==> flow/design.v <==
module alu (input signed [31:0] in1, input signed [31:0] in2, input [3:0] opCode, input [4:0] shiftAmt, output signed [31:0] result);
	assign result = opCode == 0 ? in1 + in2 :
			opCode == 1 ? in1 - in2 :
			opCode == 2 ? in1 & in2 :
			opCode == 3 ? in1 | in2 :
			opCode == 4 ? in1 << shiftAmt :
			opCode == 5 ? in1 >> shiftAmt :
			opCode == 6 ? in1 >>> shiftAmt :
			opCode == 7 ? in1 > in2 ? 1 : 0 :
			opCode == 8 ? in1 < in2 ? 1 : 0 : 0;
endmodule
module mux (input selCh, input [31:0] inCh0, input [31:0] inCh1, output [31:0] selData);
	assign selData = selCh == 0 ? inCh0 :
			  selCh == 1 ? inCh1 : 0;
endmodule
module registerFile (input wrEnable, input [4:0] wrReg, input [31:0] wrData, input [4:0] rdReg1, output [31:0] rdData1, input [4:0] rdReg2, output [31:0] rdData2, input clk);
	reg [31:0] regFile [31:0];
	assign rdData1 = regFile[rdReg1];
	assign rdData2 = regFile[rdReg2];
	always @(posedge clk) begin if (wrEnable) begin regFile[wrReg] <= wrData; end end
endmodule
module project (input wrEnable, input [4:0] wrReg, input [4:0] rdReg1, input [4:0] rdReg2, input clk, input [3:0] opCode, input [4:0] shiftAmt, output signed [31:0] result, input selCh, input [31:0] selData);
	wire [31:0] selected;
	wire signed [31:0] rdData1;
	wire signed [31:0] rdData2;
	registerFile regFile1 (wrEnable, wrReg, selected, rdReg1, rdData1, rdReg2, rdData2, clk);
	alu alu1 (rdData1, rdData2, opCode, shiftAmt, result);
	mux m1 (selCh, selData, result, selected);
endmodule
Subject: tool reports on project

Hi,

* Reports on project
Each step is given for the RTL above and for the edited RTL. "unedited" refers to lines of the RTL above, "edited" to lines of the edited file. "change": "edited" minus "unedited" as printed here. "relative change": 100 x difference / "unedited". Operators carry their Yosys type and port widths (W data, S select, Z words). Cell names lack the library's common part. The mark n/a stands for no value.
Inputs: top project, clock input clk, standard-cell library sky130hd, corner tt_025C_1v80

* Diff
Unified diff, file above to edited file. The edited RTL no longer does the same as the RTL above: the edit was made by script, with no optimisation intended.
begin of diff
@@ -1,5 +1,4 @@
 module alu (input signed [31:0] in1, input signed [31:0] in2, input [3:0] opCode, input [4:0] shiftAmt, output signed [31:0] result);
-	assign result = opCode == 0 ? in1 + in2 :
-			opCode == 1 ? in1 - in2 :
+	assign result = opCode == 1 ? in1 - in2 :
 			opCode == 2 ? in1 & in2 :
 			opCode == 3 ? in1 | in2 :
end of diff

* After elaboration
Counts by Yosys on the flattened word-level netlist (proc, flatten, opt, wreduce; memories kept). Register bits leave out memories and registers merged into their read ports (data or address); mux counts leave out enables and synchronous resets folded into registers. Print and check cells are left out. Cells with the same type and inputs are merged into one. Memory sizes are those after Yosys's memory passes, which may raise the word count (mostly to a power of two), join words into wider ones and drop unused or constant bits.
Bit counts:
- memory bits (writable) | unedited 1024, edited 1024, change 0, relative change 0.00%
- output and inout bits | unedited 32, edited 32, change 0, relative change 0.00%
- cells after elaboration | unedited 34, edited 31, change -3, relative change -8.82%
- bits of input ports | unedited 59, edited 59, change 0, relative change 0.00%
- register bits after elaboration | unedited 0, edited 0, change 0
- memories kept | unedited 1, edited 1, change 0, relative change 0.00%
Operators by class:
- shift operators | unedited 3, edited 3, change 0, relative change 0.00%
- add/sub/neg operators | unedited 2, edited 1, change -1, relative change -50.00%
- reductions and logical operators | unedited 1, edited 0, change -1, relative change -100.00%
- eq/ne operators | unedited 8, edited 8, change 0, relative change 0.00%
- magnitude comparators | unedited 2, edited 2, change 0, relative change 0.00%
- bitwise gates (word level) | unedited 2, edited 2, change 0, relative change 0.00%
- multiplexer cells | unedited 15, edited 14, change -1, relative change -6.67%
Memories:
- shape (words x width / read and write ports) | unedited regFile1.regFile 32 x 32 bit 2R1W, edited regFile1.regFile 32 x 32 bit 2R1W
Operator list:
- $mux W32 | unedited 11, edited 10, change -1, relative change -9.09%
- $add A32 B32 Y32 | unedited 1, edited 0, change -1, relative change -100.00%
- $logic_not A4 Y1 | unedited 1, edited 0, change -1, relative change -100.00%
- $eq A4 B3 Y1 const B | unedited 4, edited 4, change 0, relative change 0.00%
- $mux W1 | unedited 3, edited 3, change 0, relative change 0.00%
- $eq A4 B2 Y1 const B | unedited 2, edited 2, change 0, relative change 0.00%
- $and A32 B32 Y32 | unedited 1, edited 1, change 0, relative change 0.00%
- $eq A4 B1 Y1 const B | unedited 1, edited 1, change 0, relative change 0.00%
- $eq A4 B4 Y1 const B | unedited 1, edited 1, change 0, relative change 0.00%
- $gt A32 B32 Y1 | unedited 1, edited 1, change 0, relative change 0.00%
- $lt A32 B32 Y1 | unedited 1, edited 1, change 0, relative change 0.00%
- $mux W5 | unedited 1, edited 1, change 0, relative change 0.00%
- $or A32 B32 Y32 | unedited 1, edited 1, change 0, relative change 0.00%
- $shl A32 B5 Y32 | unedited 1, edited 1, change 0, relative change 0.00%
- $shr A32 B5 Y32 | unedited 1, edited 1, change 0, relative change 0.00%
- $sshr A32 B5 Y32 | unedited 1, edited 1, change 0, relative change 0.00%
- $sub A32 B32 Y32 | unedited 1, edited 1, change 0, relative change 0.00%

* Longest topological paths
Yosys ltp: most cells in a row. Word level: on the elaborated netlist, between registers, memories and ports. Mapped: between sequential cells and ports; inverters and the memories' decode and read muxes count.
Logic depth:
- depth in word-level cells | unedited 13, edited 12, change -1, relative change -7.69%
- ABC_AREA | unedited 0, edited 0
- gate-level depth with buffers | unedited 25, edited 24, change -1, relative change -4.00%

* After synthesis
Yosys stat after the flow's synthesis: flattened, memories mapped to cells. It holds for the ABC_AREA given above (unset counts as 0); a run with the other value may have another netlist.
Cell types:
- mux2i_1 | unedited 415, edited 334, change -81, relative change -19.52%
- o22ai_1 | unedited 44, edited 120, change +76, relative change +172.73%
- a22oi_1 | unedited 178, edited 117, change -61, relative change -34.27%
- a21oi_1 | unedited 116, edited 80, change -36, relative change -31.03%
- clkbuf_1 | unedited 152, edited 117, change -35, relative change -23.03%
- nand2_1 | unedited 169, edited 139, change -30, relative change -17.75%
- a31oi_1 | unedited 46, edited 17, change -29, relative change -63.04%
- o21ai_0 | unedited 84, edited 59, change -25, relative change -29.76%
- a221oi_1 | unedited 6, edited 26, change +20, relative change +333.33%
- mux2_2 | unedited 32, edited 16, change -16, relative change -50.00%
- nor2_1 | unedited 188, edited 200, change +12, relative change +6.38%
- a22o_1 | unedited 29, edited 17, change -12, relative change -41.38%
- xor2_1 | unedited 13, edited 2, change -11, relative change -84.62%
- mux4_2 | unedited 447, edited 457, change +10, relative change +2.24%
- o2bb2ai_1 | unedited 2, edited 12, change +10, relative change +500.00%
- nand3_1 | unedited 75, edited 66, change -9, relative change -12.00%
- inv_1 | unedited 91, edited 83, change -8, relative change -8.79%
- o211ai_1 | unedited 19, edited 26, change +7, relative change +36.84%
Not every row of either side is listed.
Mapped netlist:
- flip-flops | unedited 1024, edited 1024, change 0, relative change 0.00%
- synthesis area (um2) | unedited 56554.2, edited 56083.8, change -470.4, relative change -0.83%
- sequential part of the area (um2) | unedited 30749.5, edited 30749.5, change 0.0, relative change 0.00%
- mapped cells | unedited 3769, edited 3634, change -135, relative change -3.58%
- buffers | unedited 299, edited 270, change -29, relative change -9.70%
The figures by module come from a second, unflattened synthesis with its own total; it is not the netlist above.
Second synthesis, totals:
- cells (unflattened synthesis) | unedited 4666, edited 4351, change -315, relative change -6.75%
- area total of the unflattened synthesis (um2) | unedited 58314.7, edited 56235.2, change -2079.5, relative change -3.57%
Each row is one instance without its submodules.
Modules, unedited:
- registerFile | times used 1, area 48789.3 um2, cells 3386, sequential area 30749.5 um2
- alu | times used 1, area 8981.1 um2, cells 1244, sequential area 0.0 um2
- mux | times used 1, area 544.3 um2, cells 36, sequential area 0.0 um2
- project | times used 1, area 0.0 um2, cells 0, sequential area 0.0 um2
Modules, edited:
- registerFile | times used 1, area 48789.3 um2, cells 3386, sequential area 30749.5 um2
- alu | times used 1, area 6901.6 um2, cells 929, sequential area 0.0 um2
- mux | times used 1, area 544.3 um2, cells 36, sequential area 0.0 um2
- project | times used 1, area 0.0 um2, cells 0, sequential area 0.0 um2

* Worst setup path after synthesis
Source: OpenSTA report_checks on the synthesized netlist (no wires, ideal clock, input and output delay 20% of the period each), path of least setup slack; recovery checks are left aside. Register names are those of the netlist, which keeps one name where synthesis merged equal registers.
Path after synthesis:
- kind | unedited input port to output port, edited input port to output port
- start point | unedited in rdReg2[0], edited in rdReg2[0]
- end point | unedited out result[31], edited out result[0]
- data required time (ps) | unedited 8000, edited 8000, change 0, relative change 0.00%
- driving pins on the path | unedited 17, edited 17, change 0, relative change 0.00%
- time at the first pin (ps) | unedited 2000, edited 2000, change 0, relative change 0.00%
- arrival time (ps) | unedited 7093, edited 6723, change -370, relative change -5.22%
- path delay (ps) | unedited 5093, edited 4723, change -370, relative change -7.26%
- clock period (ps) | unedited 10000, edited 10000, change 0, relative change 0.00%
- setup slack (ps) | unedited 907, edited 1277, change +370
- period reached after synthesis (ps) | unedited 9093, edited 8723, change -370, relative change -4.07%
"path delay" is the arrival time less input delay plus setup time. At an output port there is no setup time. "driving pins on the path": output pins that drive a net of the path, with the launching flip-flop's if there is one; two outputs of one cell count as two. "period reached after synthesis" is the clock period less the worst setup slack; recovery checks do not enter. This is arithmetic on one report: input and output delays are still those of the set period (20% each). Between the ends stands the longest chain of elaborated cells between them, by number of cells; it is not shown to be the way that was timed. Of several equally long chains one is given. A line is the first line of the expression or statement that the cell stems from. Yosys adds cells for indexed reads and writes and turns some case tables into memories. A memory read counts as a cell of the chain, while the word-level depth stops at memories.
Between the ends, after synthesis, unedited: cell sequence clkbuf_1 clkbuf_1 buf_1 mux4_2 mux4_2 mux2i_1 ha_1 a211oi_1 o21ai_0 a41oi_1 o21bai_1 a311o_1 a31oi_1 o21ai_0 a211o_1 and3_1 o31ai_1, cells in the longest elaborated chain 6, elaborated cells between the ends (all ways) 9, RTL lines with such cells 5, those cells by class 2 x add/sub; 4 x mux; 2 x logic; 1 x memory
RTL lines, path after synthesis, unedited:
- from (decl) | line 22 | module project (input wrEnable, input [4:0] wrReg, input [4:0] rdReg1, input [4:0] rdReg2, input clk, input [3 ...
- $mem_v2 Z32 W32 | line 17 | reg [31:0] regFile [31:0];
- $or A32 B32 Y32 | line 5 | opCode == 3 ? in1 | in2 :
- $mux W32 | line 5
- $mux W32 | line 4 | opCode == 2 ? in1 & in2 :
- $mux W32 | line 3 | opCode == 1 ? in1 - in2 :
- $mux W32 | line 2 | assign result = opCode == 0 ? in1 + in2 :
- to (decl) | line 22
Between the ends, after synthesis, edited: cell sequence clkbuf_1 clkbuf_1 buf_1 mux4_2 mux4_2 mux2i_1 ha_1 nor2_1 a221oi_1 a2111oi_0 o31a_1 o41ai_1 o221ai_1 a21o_1 o2111ai_1 nand4_1 a21oi_1, cells in the longest elaborated chain 11, elaborated cells between the ends (all ways) 16, RTL lines with such cells 9, those cells by class 1 x add/sub; 2 x compare; 10 x mux; 2 x logic; 1 x memory
RTL lines, path after synthesis, edited:
- from (decl) | line 21 | module project (input wrEnable, input [4:0] wrReg, input [4:0] rdReg1, input [4:0] rdReg2, input clk, input [3 ...
- $mem_v2 Z32 W32 | line 16 | reg [31:0] regFile [31:0];
- $lt A32 B32 Y1 | line 9 | opCode == 8 ? in1 < in2 ? 1 : 0 : 0;
- $mux W1 | line 9
- $mux W32 | line 9
- $mux W32 | line 8 | opCode == 7 ? in1 > in2 ? 1 : 0 :
- $mux W32 | line 7 | opCode == 6 ? in1 >>> shiftAmt :
- $mux W32 | line 6 | opCode == 5 ? in1 >> shiftAmt :
- $mux W32 | line 5 | opCode == 4 ? in1 << shiftAmt :
- $mux W32 | line 4 | opCode == 3 ? in1 | in2 :
- $mux W32 | line 3 | opCode == 2 ? in1 & in2 :
- $mux W32 | line 2 | assign result = opCode == 1 ? in1 - in2 :
- to (decl) | line 21

* Worst path after layout
From the final timing report of the runs of pair 1: the path of least setup slack in the routed layout; clock arrival at registers is part of the times. The path's times are printed in steps of 10 ps; the period is the one set.
Path after layout:
- kind | unedited input port to output port, edited input port to output port
- start point | unedited in rdReg1[0], edited in rdReg2[0]
- end point | unedited out result[20], edited out result[0]
- arrival time (ps) | unedited 7970, edited 7670, change -300, relative change -3.76%
- clock period (ps) | unedited 9880, edited 9880, change 0, relative change 0.00%
- driving pins on the path | unedited 15, edited 20, change +5, relative change +33.33%
- data required time (ps) | unedited 7900, edited 7900, change 0, relative change 0.00%
- time at the first pin (ps) | unedited 1980, edited 1980, change 0, relative change 0.00%
- setup slack (ps) | unedited -70, edited 230, change +300
Between the ends stands the longest chain of elaborated cells between them, by number of cells; it is not shown to be the way that was timed. Of several equally long chains one is given. A memory read counts as a cell of the chain, while the word-level depth stops at memories.
Between the ends, after layout, unedited: cell sequence clkdlybuf4s50_1 buf_4 and2_2 buf_12 a22o_1 nor3_1 a211oi_1 inv_1 mux2_2 a21boi_0 o221ai_1 a2111oi_0 buf_4 o22ai_1 clkdlybuf4s50_1, cells in the longest elaborated chain 9, elaborated cells between the ends (all ways) 15, RTL lines with such cells 8, those cells by class 2 x add/sub; 3 x shift; 7 x mux; 2 x logic; 1 x memory
RTL lines, path after layout, unedited:
- from (decl) | line 22 | module project (input wrEnable, input [4:0] wrReg, input [4:0] rdReg1, input [4:0] rdReg2, input clk, input [3 ...
- $mem_v2 Z32 W32 | line 17 | reg [31:0] regFile [31:0];
- $sshr A32 B5 Y32 | line 8 | opCode == 6 ? in1 >>> shiftAmt :
- $mux W32 | line 8
- $mux W32 | line 7 | opCode == 5 ? in1 >> shiftAmt :
- $mux W32 | line 6 | opCode == 4 ? in1 << shiftAmt :
- $mux W32 | line 5 | opCode == 3 ? in1 | in2 :
- $mux W32 | line 4 | opCode == 2 ? in1 & in2 :
- $mux W32 | line 3 | opCode == 1 ? in1 - in2 :
- $mux W32 | line 2 | assign result = opCode == 0 ? in1 + in2 :
- to (decl) | line 22
Between the ends, after layout, edited: cell sequence buf_8 buf_12 mux4_2 mux4_2 mux2i_1 buf_4 ha_1 nor3_1 o21ai_0 a2111oi_1 o31a_1 buf_4 o41ai_2 buf_4 o221ai_1 nand3_1 o2111ai_1 nand4_1 a21oi_1 clkdlybuf4s50_1, cells in the longest elaborated chain 11, elaborated cells between the ends (all ways) 16, RTL lines with such cells 9, those cells by class 1 x add/sub; 2 x compare; 10 x mux; 2 x logic; 1 x memory
RTL lines, path after layout, edited:
- from (decl) | line 21 | module project (input wrEnable, input [4:0] wrReg, input [4:0] rdReg1, input [4:0] rdReg2, input clk, input [3 ...
- $mem_v2 Z32 W32 | line 16 | reg [31:0] regFile [31:0];
- $lt A32 B32 Y1 | line 9 | opCode == 8 ? in1 < in2 ? 1 : 0 : 0;
- $mux W1 | line 9
- $mux W32 | line 9
- $mux W32 | line 8 | opCode == 7 ? in1 > in2 ? 1 : 0 :
- $mux W32 | line 7 | opCode == 6 ? in1 >>> shiftAmt :
- $mux W32 | line 6 | opCode == 5 ? in1 >> shiftAmt :
- $mux W32 | line 5 | opCode == 4 ? in1 << shiftAmt :
- $mux W32 | line 4 | opCode == 3 ? in1 | in2 :
- $mux W32 | line 3 | opCode == 2 ? in1 & in2 :
- $mux W32 | line 2 | assign result = opCode == 1 ? in1 - in2 :
- to (decl) | line 21

* Layout results
Both versions went through the flow (Yosys, OpenROAD) with the same settings in each pair. Constraints: input delay and output delay 20% of the set period each, output load 0.01 pF.
Flow settings, pair 1: period_ns 9.88, CAP_MARGIN 20, CORE_MARGIN 2, CORE_UTILIZATION 40, SLEW_MARGIN 20
Measured results, pair 1:
- total die area (um2) | unedited 144408.0, edited 143221.0, change -1187.0, relative change -0.82%
- standard-cell area after layout (um2) | unedited 65426.5, edited 64361.7, change -1064.8, relative change -1.63%
- smallest setup slack (ps) | unedited -71, edited 230, change +301
- synthesized cell area (um2) | unedited 56554.2, edited 56083.8, change -470.4, relative change -0.83%
- smallest hold slack (ps) | unedited 2085, edited 1924, change -161
- achieved period (ps) | unedited 9951, edited 9650, change -301, relative change -3.02%
- summed negative setup slack (ps) | unedited -71, edited 0, change +71
- total power after layout (mW) | unedited 11.106, edited 11.122, change +0.016, relative change +0.14%
- final design utilization (%) | unedited 46.8, edited 46.2, change -0.6
Flow settings, pair 2: CELL_PAD_IN_SITES_DETAIL_PLACEMENT 0, CORE_UTILIZATION 17, GPL_TIMING_DRIVEN 1, MAX_ROUTING_LAYER met4, MIN_ROUTING_LAYER met1, PLACE_DENSITY_LB_ADDON 0.22, SETUP_SLACK_MARGIN 2.12, SLEW_MARGIN 35, period_ns 15.7, CAP_MARGIN 20, CORE_MARGIN 2
Measured results, pair 2:
- total die area (um2) | unedited 337300.0, edited 334518.0, change -2782.0, relative change -0.82%
- standard-cell area after layout (um2) | unedited 67452.2, edited 67045.6, change -406.6, relative change -0.60%
- smallest setup slack (ps) | unedited 2551, edited 2741, change +190
- synthesized cell area (um2) | unedited 56554.2, edited 56083.8, change -470.4, relative change -0.83%
- smallest hold slack (ps) | unedited 2102, edited 2032, change -70
- achieved period (ps) | unedited 13149, edited 12959, change -190, relative change -1.44%
- summed negative setup slack (ps) | unedited 0, edited 0, change 0
- total power after layout (mW) | unedited 7.310, edited 7.091, change -0.219, relative change -3.00%
- final design utilization (%) | unedited 20.4, edited 20.5, change +0.1
By "achieved period" is meant the clock period of the run minus its worst setup slack. This is arithmetic on one report: input and output delays are still those of the set period (20% each). By "total power after layout" is meant OpenSTA's value without simulated activity: inputs other than the clock are taken to toggle once in ten clock periods, and the tool carries that through the logic.

Regards
